==> flow/design.v <==
module cordic(clk, angle, sine, cosine);
  input clk;
  input signed [31:0] angle;  
  output signed [15:0] sine;  
  output signed [15:0] cosine;
  reg signed [15:0] x [0:12];
  reg signed [15:0] y [0:12];
  reg signed [31:0] z [0:12];
  parameter scaling_factor = 19896;  
  wire [1:0] sector;
  assign sector = angle[31:30];
  assign sine = y[12];
  assign cosine = x[12];
  wire signed [31:0] theta [0:12];
  assign theta [ 0] = 'h20000000;   
  assign theta [ 1] = 'h12E4051D;   
  assign theta [ 2] = 'h9FB385B;    
  assign theta [ 3] = 'h51111D4;    
  assign theta [ 4] = 'h28B0D43;    
  assign theta [ 5] = 'h145D7E1;    
  assign theta [ 6] = 'hA2F61E;     
  assign theta [ 7] = 'h517C55;     
  assign theta [ 8] = 'h28BE53;     
  assign theta [ 9] = 'h145F2E;     
  assign theta [10] = 'hA2F98;      
  assign theta [11] = 'h517CC;      
  assign theta [12] = 'h28BE6;      
  always @(posedge clk)
  begin 
    if (sector == 2'b00) begin
	  x[0] <= scaling_factor;
      y[0] <= 0;
      z[0] <= angle;      
    end
    else if  (sector == 2'b11) begin
	  x[0] <= scaling_factor;
      y[0] <= 0;
      z[0] <= angle;      
    end      
    else if (sector == 2'b01) begin
      x[0] <= -0;
      y[0] <= scaling_factor;
      z[0] <= {2'b00,angle[29:0]};      
    end
    else if (sector == 2'b10) begin
      x[0] <= 0;
      y[0] <= -scaling_factor;
      z[0] <= {2'b11,angle[29:0]};
    end
  end
  genvar i;
  generate
    for (i=0; i<13; i=i+1)
      begin
        wire sgn; 
	assign sgn = z[i][31];  
	wire signed [15:0] xnew, ynew;
        assign xnew = x[i] >>> i;  
        assign ynew = y[i] >>> i;
        always @(posedge clk)
          begin
            if (sgn==1)
              begin
                x[i+1] <= x[i]+ynew;
                y[i+1] <= y[i]-xnew;
                z[i+1] <= z[i]+theta[i];
              end
            else
              begin
                x[i+1] <= x[i]-ynew;
                y[i+1] <= y[i]+xnew;
                z[i+1] <= z[i]-theta[i];
              end
          end
      end
  endgenerate
endmodule
# [From RTL to reports: cordic]
# Module cordic before and after one edit of its RTL, step after step.
# Lines under "orig" count in the file above, lines under "edited" in the edited file.
# "diff" is "edited" less "orig", of the values as shown; "rel_change_pct" is that difference over "orig", in percent.
# Operators carry their Yosys type and port widths (W data, S select, Z words).
# A cell with n/a has no value.
[setup] top="cordic" clk_port="clk" library="sky130hd" lib_corner="tt_025C_1v80"

# [Edit of the RTL]
# Unified diff, file above to edited file.
# A script made this edit. It changes what the design does and was not meant as an optimisation.
# begin of diff
@@ -70,5 +70,5 @@
                 x[i+1] <= x[i]-ynew;
                 y[i+1] <= y[i]+xnew;
-                z[i+1] <= z[i]-theta[i];
+                z[i+1] <= z[i]+theta[i];
               end
           end
# end of diff

# [Word level]
# Source: Yosys, flattened and elaborated. Widths are those after wreduce. Registers that Yosys merges into a memory's read port (data or address) are not register bits. Print and check cells do not count. Equal cells are merged and count once.
[word_totals] item="inputBits" orig=33 edited=33 diff=0 rel_change_pct=0.00
[word_totals] item="register_bits" orig=785 edited=785 diff=0 rel_change_pct=0.00
[word_totals] item="out_inout_bits" orig=32 edited=32 diff=0 rel_change_pct=0.00
[word_totals] item="wordCells" orig=159 edited=137 diff=-22 rel_change_pct=-13.84
[classes] item="reduce_logical" orig=5 edited=5 diff=0 rel_change_pct=0.00
[classes] item="eq_ne" orig=3 edited=3 diff=0 rel_change_pct=0.00
[classes] item="addsub" orig=69 edited=58 diff=-11 rel_change_pct=-15.94
[classes] item="n_mux" orig=43 edited=32 diff=-11 rel_change_pct=-25.58
[op_table] op="$mux W32" orig=15 edited=4 diff=-11 rel_change_pct=-73.33
[op_table] op="$sub A32 B21 Y32 const B" orig=1 edited=0 diff=-1 rel_change_pct=-100.00
[op_table] op="$sub A32 B22 Y32 const B" orig=1 edited=0 diff=-1 rel_change_pct=-100.00
[op_table] op="$sub A32 B23 Y32 const B" orig=1 edited=0 diff=-1 rel_change_pct=-100.00
[op_table] op="$sub A32 B24 Y32 const B" orig=1 edited=0 diff=-1 rel_change_pct=-100.00
[op_table] op="$sub A32 B25 Y32 const B" orig=1 edited=0 diff=-1 rel_change_pct=-100.00
[op_table] op="$sub A32 B26 Y32 const B" orig=1 edited=0 diff=-1 rel_change_pct=-100.00
[op_table] op="$sub A32 B27 Y32 const B" orig=1 edited=0 diff=-1 rel_change_pct=-100.00
[op_table] op="$sub A32 B28 Y32 const B" orig=1 edited=0 diff=-1 rel_change_pct=-100.00
[op_table] op="$sub A32 B29 Y32 const B" orig=1 edited=0 diff=-1 rel_change_pct=-100.00
[op_table] op="$sub A32 B30 Y32 const B" orig=1 edited=0 diff=-1 rel_change_pct=-100.00
[op_table] op="$sub A32 B31 Y32 const B" orig=1 edited=0 diff=-1 rel_change_pct=-100.00
# Operator kinds equal on both sides are left out: 44.

# [Longest topological paths]
# Yosys ltp: most cells in a row. Word level: on the elaborated netlist, between registers, memories and ports. Mapped: between sequential cells and ports; inverters and the memories' decode and read muxes count.
[logic_depth] item="word_depth" orig=5 edited=5 diff=0 rel_change_pct=0.00
[logic_depth] item="abc_area" orig="0" edited="0"
[logic_depth] item="ltp_mapped" orig=16 edited=16 diff=0 rel_change_pct=0.00
[logic_depth] item="mapped_depth_nobuf" orig=16 edited=16 diff=0 rel_change_pct=0.00

# [Synthesis result]
# Source: synth_stat.txt of the flow (Yosys; design flattened, memories mapped). It holds for the ABC_AREA given above (unset counts as 0); a run with the other value may have another netlist.
[synth_totals] item="ff_cells" orig=724 edited=724 diff=0 rel_change_pct=0.00
[synth_totals] item="buf_cells" orig=63 edited=63 diff=0 rel_change_pct=0.00
[synth_totals] item="sequential_area_um2" orig=14493.9 edited=14493.9 diff=0.0 rel_change_pct=0.00
[synth_totals] item="stdcells" orig=5156 edited=4371 diff=-785 rel_change_pct=-15.22
[synth_totals] item="mapped_area_um2" orig=46605.9 edited=39983.3 diff=-6622.6 rel_change_pct=-14.21
[types] cell="sky130_fd_sc_hd__ha_1" orig=697 edited=412 diff=-285 rel_change_pct=-40.89
[types] cell="sky130_fd_sc_hd__a21oi_1" orig=561 edited=363 diff=-198 rel_change_pct=-35.29
[types] cell="sky130_fd_sc_hd__a21o_1" orig=238 edited=97 diff=-141 rel_change_pct=-59.24
[types] cell="sky130_fd_sc_hd__o21bai_1" orig=94 edited=41 diff=-53 rel_change_pct=-56.38
[types] cell="sky130_fd_sc_hd__inv_1" orig=282 edited=240 diff=-42 rel_change_pct=-14.89
[types] cell="sky130_fd_sc_hd__xnor2_1" orig=469 edited=439 diff=-30 rel_change_pct=-6.40
[types] cell="sky130_fd_sc_hd__nor2_1" orig=338 edited=358 diff=20 rel_change_pct=5.92
[types] cell="sky130_fd_sc_hd__nor4_1" orig=14 edited=34 diff=20 rel_change_pct=142.86
[types] cell="sky130_fd_sc_hd__nand2_1" orig=246 edited=228 diff=-18 rel_change_pct=-7.32
[types] cell="sky130_fd_sc_hd__nand4_1" orig=41 edited=24 diff=-17 rel_change_pct=-41.46
[types] cell="sky130_fd_sc_hd__nand3_1" orig=92 edited=79 diff=-13 rel_change_pct=-14.13
[types] cell="sky130_fd_sc_hd__o21a_1" orig=64 edited=51 diff=-13 rel_change_pct=-20.31
[types] cell="sky130_fd_sc_hd__a41oi_1" orig=16 edited=3 diff=-13 rel_change_pct=-81.25
[types] cell="sky130_fd_sc_hd__o21ai_0" orig=200 edited=189 diff=-11 rel_change_pct=-5.50
[types] cell="sky130_fd_sc_hd__or4_1" orig=6 edited=17 diff=11 rel_change_pct=183.33
[types] cell="sky130_fd_sc_hd__a31oi_1" orig=54 edited=44 diff=-10 rel_change_pct=-18.52
[types] cell="sky130_fd_sc_hd__and4_1" orig=13 edited=3 diff=-10 rel_change_pct=-76.92
[types] cell="sky130_fd_sc_hd__fa_1" orig=35 edited=26 diff=-9 rel_change_pct=-25.71
# Cell types equal on both sides are left out: 10.
# The list need not be complete.

# [Path before layout]
# Source: OpenSTA report_checks on the synthesized netlist (no wires, ideal clock, input and output delay 20% of the period each), path of least setup slack; recovery checks are left aside. Register names are those of the netlist, which keeps one name where synthesis merged equal registers.
[synth_path] item="path_type" orig="register to register" edited="register to register"
[synth_path] item="start" orig="register z[4][31]" edited="register z[7][31]"
[synth_path] item="end" orig="register z[5][30]" edited="register x[8][14]"
[synth_path] item="setup_time_ns" orig=0.072 edited=0.122 diff=0.050
[synth_path] item="path_delay_ns" orig=3.883 edited=3.271 diff=-0.612 rel_change_pct=-15.76
[synth_path] item="path_stages" orig=15 edited=12 diff=-3 rel_change_pct=-20.00
[synth_path] item="t_arrival_ns" orig=3.811 edited=3.149 diff=-0.662 rel_change_pct=-17.37
[synth_path] item="required_time_ns" orig=3.428 edited=3.378 diff=-0.050 rel_change_pct=-1.46
[synth_path] item="path_slack_ns" orig=-0.383 edited=0.229 diff=0.612
[synth_path] item="n_path_buf" orig=2 edited=2 diff=0 rel_change_pct=0.00
[synth_path] item="t_first_pin_ns" orig=0.000 edited=0.000 diff=0.000
[synth_path] item="tclk_ns" orig=3.5 edited=3.5 diff=0.0 rel_change_pct=0.00
[synth_path] item="synth_period_reached_ns" orig=3.883 edited=3.271 diff=-0.612 rel_change_pct=-15.76
# "path_delay_ns" is the arrival time less input delay plus setup time.
# "path_stages": output pins that drive a net of the path, with the launching flip-flop's if there is one; two outputs of one cell count as two.
# "synth_period_reached_ns" is the clock period less the worst setup slack; recovery checks do not enter. This is arithmetic on one report: input and output delays are still those of the set period (20% each).
# The rows between start and end are the longest chain of elaborated cells between them; the timing report does not say that the signal goes this way. Where chains are equally long, one stands for them.
# A line is the first line of the expression or statement that the cell stems from. Yosys adds cells for indexed reads and writes and turns some case tables into memories.
[synth_via_orig] cell_sequence="sky130_fd_sc_hd__dfxtp_1 > sky130_fd_sc_hd__clkbuf_1 > sky130_fd_sc_hd__clkbuf_1 > sky130_fd_sc_hd__inv_1 > sky130_fd_sc_hd__fa_1 > sky130_fd_sc_hd__nor2b_1 > sky130_fd_sc_hd__o31ai_1 > sky130_fd_sc_hd__a211oi_1 > sky130_fd_sc_hd__o211ai_1 > sky130_fd_sc_hd__a211oi_1 > sky130_fd_sc_hd__a21oi_1 > sky130_fd_sc_hd__o311ai_1 > sky130_fd_sc_hd__a31oi_1 > sky130_fd_sc_hd__o21bai_1 > sky130_fd_sc_hd__xor2_1" elab_chain_cells=1 cells_between=1 cone_lines=1 cone_classes="mux: 1"
[synth_rtl_orig] item="from (decl)" line=8 rtl="reg signed [31:0] z [0:12];"
[synth_rtl_orig] item="from (assign)" line=66 rtl="z[i+1] <= z[i]+theta[i];"
[synth_rtl_orig] item="from (assign)" line=72 rtl="z[i+1] <= z[i]-theta[i];"
[synth_rtl_orig] item="$mux W32" line=62 rtl="if (sgn==1)"
[synth_rtl_orig] item="to (assign)" line=66
[synth_rtl_orig] item="to (assign)" line=72
[synth_rtl_orig] item="to (decl)" line=8
[synth_via_edited] cell_sequence="sky130_fd_sc_hd__dfxtp_1 > sky130_fd_sc_hd__clkbuf_1 > sky130_fd_sc_hd__clkbuf_1 > sky130_fd_sc_hd__mux2_2 > sky130_fd_sc_hd__fa_1 > sky130_fd_sc_hd__a21o_1 > sky130_fd_sc_hd__a21oi_1 > sky130_fd_sc_hd__o21ai_1 > sky130_fd_sc_hd__a221o_1 > sky130_fd_sc_hd__a31oi_1 > sky130_fd_sc_hd__a21oi_1 > sky130_fd_sc_hd__a311o_1" elab_chain_cells=1 cells_between=1 cone_lines=1 cone_classes="mux: 1"
[synth_rtl_edited] item="from (decl)" line=8 rtl="reg signed [31:0] z [0:12];"
[synth_rtl_edited] item="from (assign)" line=66 rtl="z[i+1] <= z[i]+theta[i];"
[synth_rtl_edited] item="from (assign)" line=72 rtl="z[i+1] <= z[i]+theta[i];"
[synth_rtl_edited] item="$mux W16" line=62 rtl="if (sgn==1)"
[synth_rtl_edited] item="to (assign)" line=64 rtl="x[i+1] <= x[i]+ynew;"
[synth_rtl_edited] item="to (assign)" line=70 rtl="x[i+1] <= x[i]-ynew;"
[synth_rtl_edited] item="to (decl)" line=6 rtl="reg signed [15:0] x [0:12];"

# [Worst path after layout]
# Path of least setup slack in the final report of each run of set A (OpenROAD, finished layout, wires in). Where an end is a register, its clock arrival counts in the times.
[layout_path] item="path_type" orig="register to register" edited="register to register"
[layout_path] item="start" orig="register y[8][8]" edited="register x[3][3]"
[layout_path] item="end" orig="register x[9][15]" edited="register y[4][15]"
[layout_path] item="path_slack_ns" orig=0.16 edited=0.16 diff=0.00
[layout_path] item="required_time_ns" orig=4.07 edited=4.05 diff=-0.02 rel_change_pct=-0.49
[layout_path] item="tclk_ns" orig=3.5 edited=3.5 diff=0.0 rel_change_pct=0.00
[layout_path] item="setup_time_ns" orig=0.07 edited=0.09 diff=0.02
[layout_path] item="path_stages" orig=15 edited=17 diff=2 rel_change_pct=13.33
[layout_path] item="n_path_buf" orig=0 edited=1 diff=1
[layout_path] item="t_arrival_ns" orig=3.90 edited=3.88 diff=-0.02 rel_change_pct=-0.51
[layout_path] item="t_first_pin_ns" orig=0.62 edited=0.64 diff=0.02 rel_change_pct=3.23
# The rows between start and end are the longest chain of elaborated cells between them; the timing report does not say that the signal goes this way. Where chains are equally long, one stands for them.
[layout_via_orig] cell_sequence="sky130_fd_sc_hd__dfxtp_1 > sky130_fd_sc_hd__inv_1 > sky130_fd_sc_hd__ha_1 > sky130_fd_sc_hd__mux2_2 > sky130_fd_sc_hd__ha_1 > sky130_fd_sc_hd__a21o_1 > sky130_fd_sc_hd__a21oi_1 > sky130_fd_sc_hd__o21bai_1 > sky130_fd_sc_hd__a21oi_1 > sky130_fd_sc_hd__o21ai_1 > sky130_fd_sc_hd__a21oi_1 > sky130_fd_sc_hd__nand3_1 > sky130_fd_sc_hd__a31o_2 > sky130_fd_sc_hd__a21oi_1 > sky130_fd_sc_hd__xnor2_1" elab_chain_cells=2 cells_between=3 cone_lines=3 cone_classes="add/sub: 2; mux: 1"
[layout_rtl_orig] item="from (decl)" line=7 rtl="reg signed [15:0] y [0:12];"
[layout_rtl_orig] item="from (assign)" line=65 rtl="y[i+1] <= y[i]-xnew;"
[layout_rtl_orig] item="from (assign)" line=71 rtl="y[i+1] <= y[i]+xnew;"
[layout_rtl_orig] item="$sub A16 B8 Y16" line=70 rtl="x[i+1] <= x[i]-ynew;"
[layout_rtl_orig] item="$mux W16" line=62 rtl="if (sgn==1)"
[layout_rtl_orig] item="to (assign)" line=64 rtl="x[i+1] <= x[i]+ynew;"
[layout_rtl_orig] item="to (assign)" line=70
[layout_rtl_orig] item="to (decl)" line=6 rtl="reg signed [15:0] x [0:12];"
[layout_via_edited] cell_sequence="sky130_fd_sc_hd__dfxtp_1 > sky130_fd_sc_hd__inv_1 > sky130_fd_sc_hd__ha_1 > sky130_fd_sc_hd__nand2b_1 > sky130_fd_sc_hd__or4_1 > sky130_fd_sc_hd__or2_2 > sky130_fd_sc_hd__nor2_1 > sky130_fd_sc_hd__nor2_1 > sky130_fd_sc_hd__xnor2_1 > sky130_fd_sc_hd__ha_1 > sky130_fd_sc_hd__buf_4 > sky130_fd_sc_hd__and3_1 > sky130_fd_sc_hd__o2111ai_1 > sky130_fd_sc_hd__nand3_1 > sky130_fd_sc_hd__o2111ai_1 > sky130_fd_sc_hd__nand2_1 > sky130_fd_sc_hd__a311oi_1" elab_chain_cells=2 cells_between=3 cone_lines=3 cone_classes="add/sub: 2; mux: 1"
[layout_rtl_edited] item="from (decl)" line=6 rtl="reg signed [15:0] x [0:12];"
[layout_rtl_edited] item="from (assign)" line=64 rtl="x[i+1] <= x[i]+ynew;"
[layout_rtl_edited] item="from (assign)" line=70 rtl="x[i+1] <= x[i]-ynew;"
[layout_rtl_edited] item="$add A16 B13 Y16" line=71 rtl="y[i+1] <= y[i]+xnew;"
[layout_rtl_edited] item="$mux W16" line=62 rtl="if (sgn==1)"
[layout_rtl_edited] item="to (assign)" line=65 rtl="y[i+1] <= y[i]-xnew;"
[layout_rtl_edited] item="to (assign)" line=71
[layout_rtl_edited] item="to (decl)" line=7 rtl="reg signed [15:0] y [0:12];"

# [Flow runs]
# Runs of the flow (Yosys, OpenROAD) on both versions; the two runs of a pair have the same settings. The constraints put input and output delay at 20% of the set period each and load the outputs with 0.01 pF.
[flow_settings_set_A] CORE_UTILIZATION=40 period_ns=3.5 CAP_MARGIN=20 CORE_MARGIN=2 SLEW_MARGIN=20
[results_set_A] item="timing.setup.ws_ns" orig=0.163 edited=0.163 diff=0.000
[results_set_A] item="synthArea_um2" orig=46605.9 edited=39983.3 diff=-6622.6 rel_change_pct=-14.21
[results_set_A] item="layout_stdcell_area_um2" orig=53109.7 edited=45373.5 diff=-7736.2 rel_change_pct=-14.57
[results_set_A] item="design_die_area_um2" orig=119260.0 edited=102502.0 diff=-16758.0 rel_change_pct=-14.05
[results_set_A] item="period_less_ws_ns" orig=3.337 edited=3.337 diff=0.000 rel_change_pct=0.00
[flow_settings_set_B] CELL_PAD_IN_SITES_DETAIL_PLACEMENT=0 CELL_PAD_IN_SITES_GLOBAL_PLACEMENT=0 CORE_MARGIN=10 CORE_UTILIZATION=20 GPL_ROUTABILITY_DRIVEN=0 PLACE_DENSITY_LB_ADDON=0.28 SETUP_SLACK_MARGIN=1.37 SLEW_MARGIN=40 period_ns=5.33 CAP_MARGIN=20
[results_set_B] item="timing.setup.ws_ns" orig=1.557 edited=1.608 diff=0.051
[results_set_B] item="synthArea_um2" orig=46605.9 edited=39983.3 diff=-6622.6 rel_change_pct=-14.21
[results_set_B] item="layout_stdcell_area_um2" orig=53775.3 edited=46667.3 diff=-7108.0 rel_change_pct=-13.22
[results_set_B] item="design_die_area_um2" orig=252737.0 edited=218201.0 diff=-34536.0 rel_change_pct=-13.66
[results_set_B] item="period_less_ws_ns" orig=3.773 edited=3.722 diff=-0.051 rel_change_pct=-1.35
# "period_less_ws_ns" = clock period - worst setup slack. The figure is calculated, with input and output delays left at 20% of the set period.
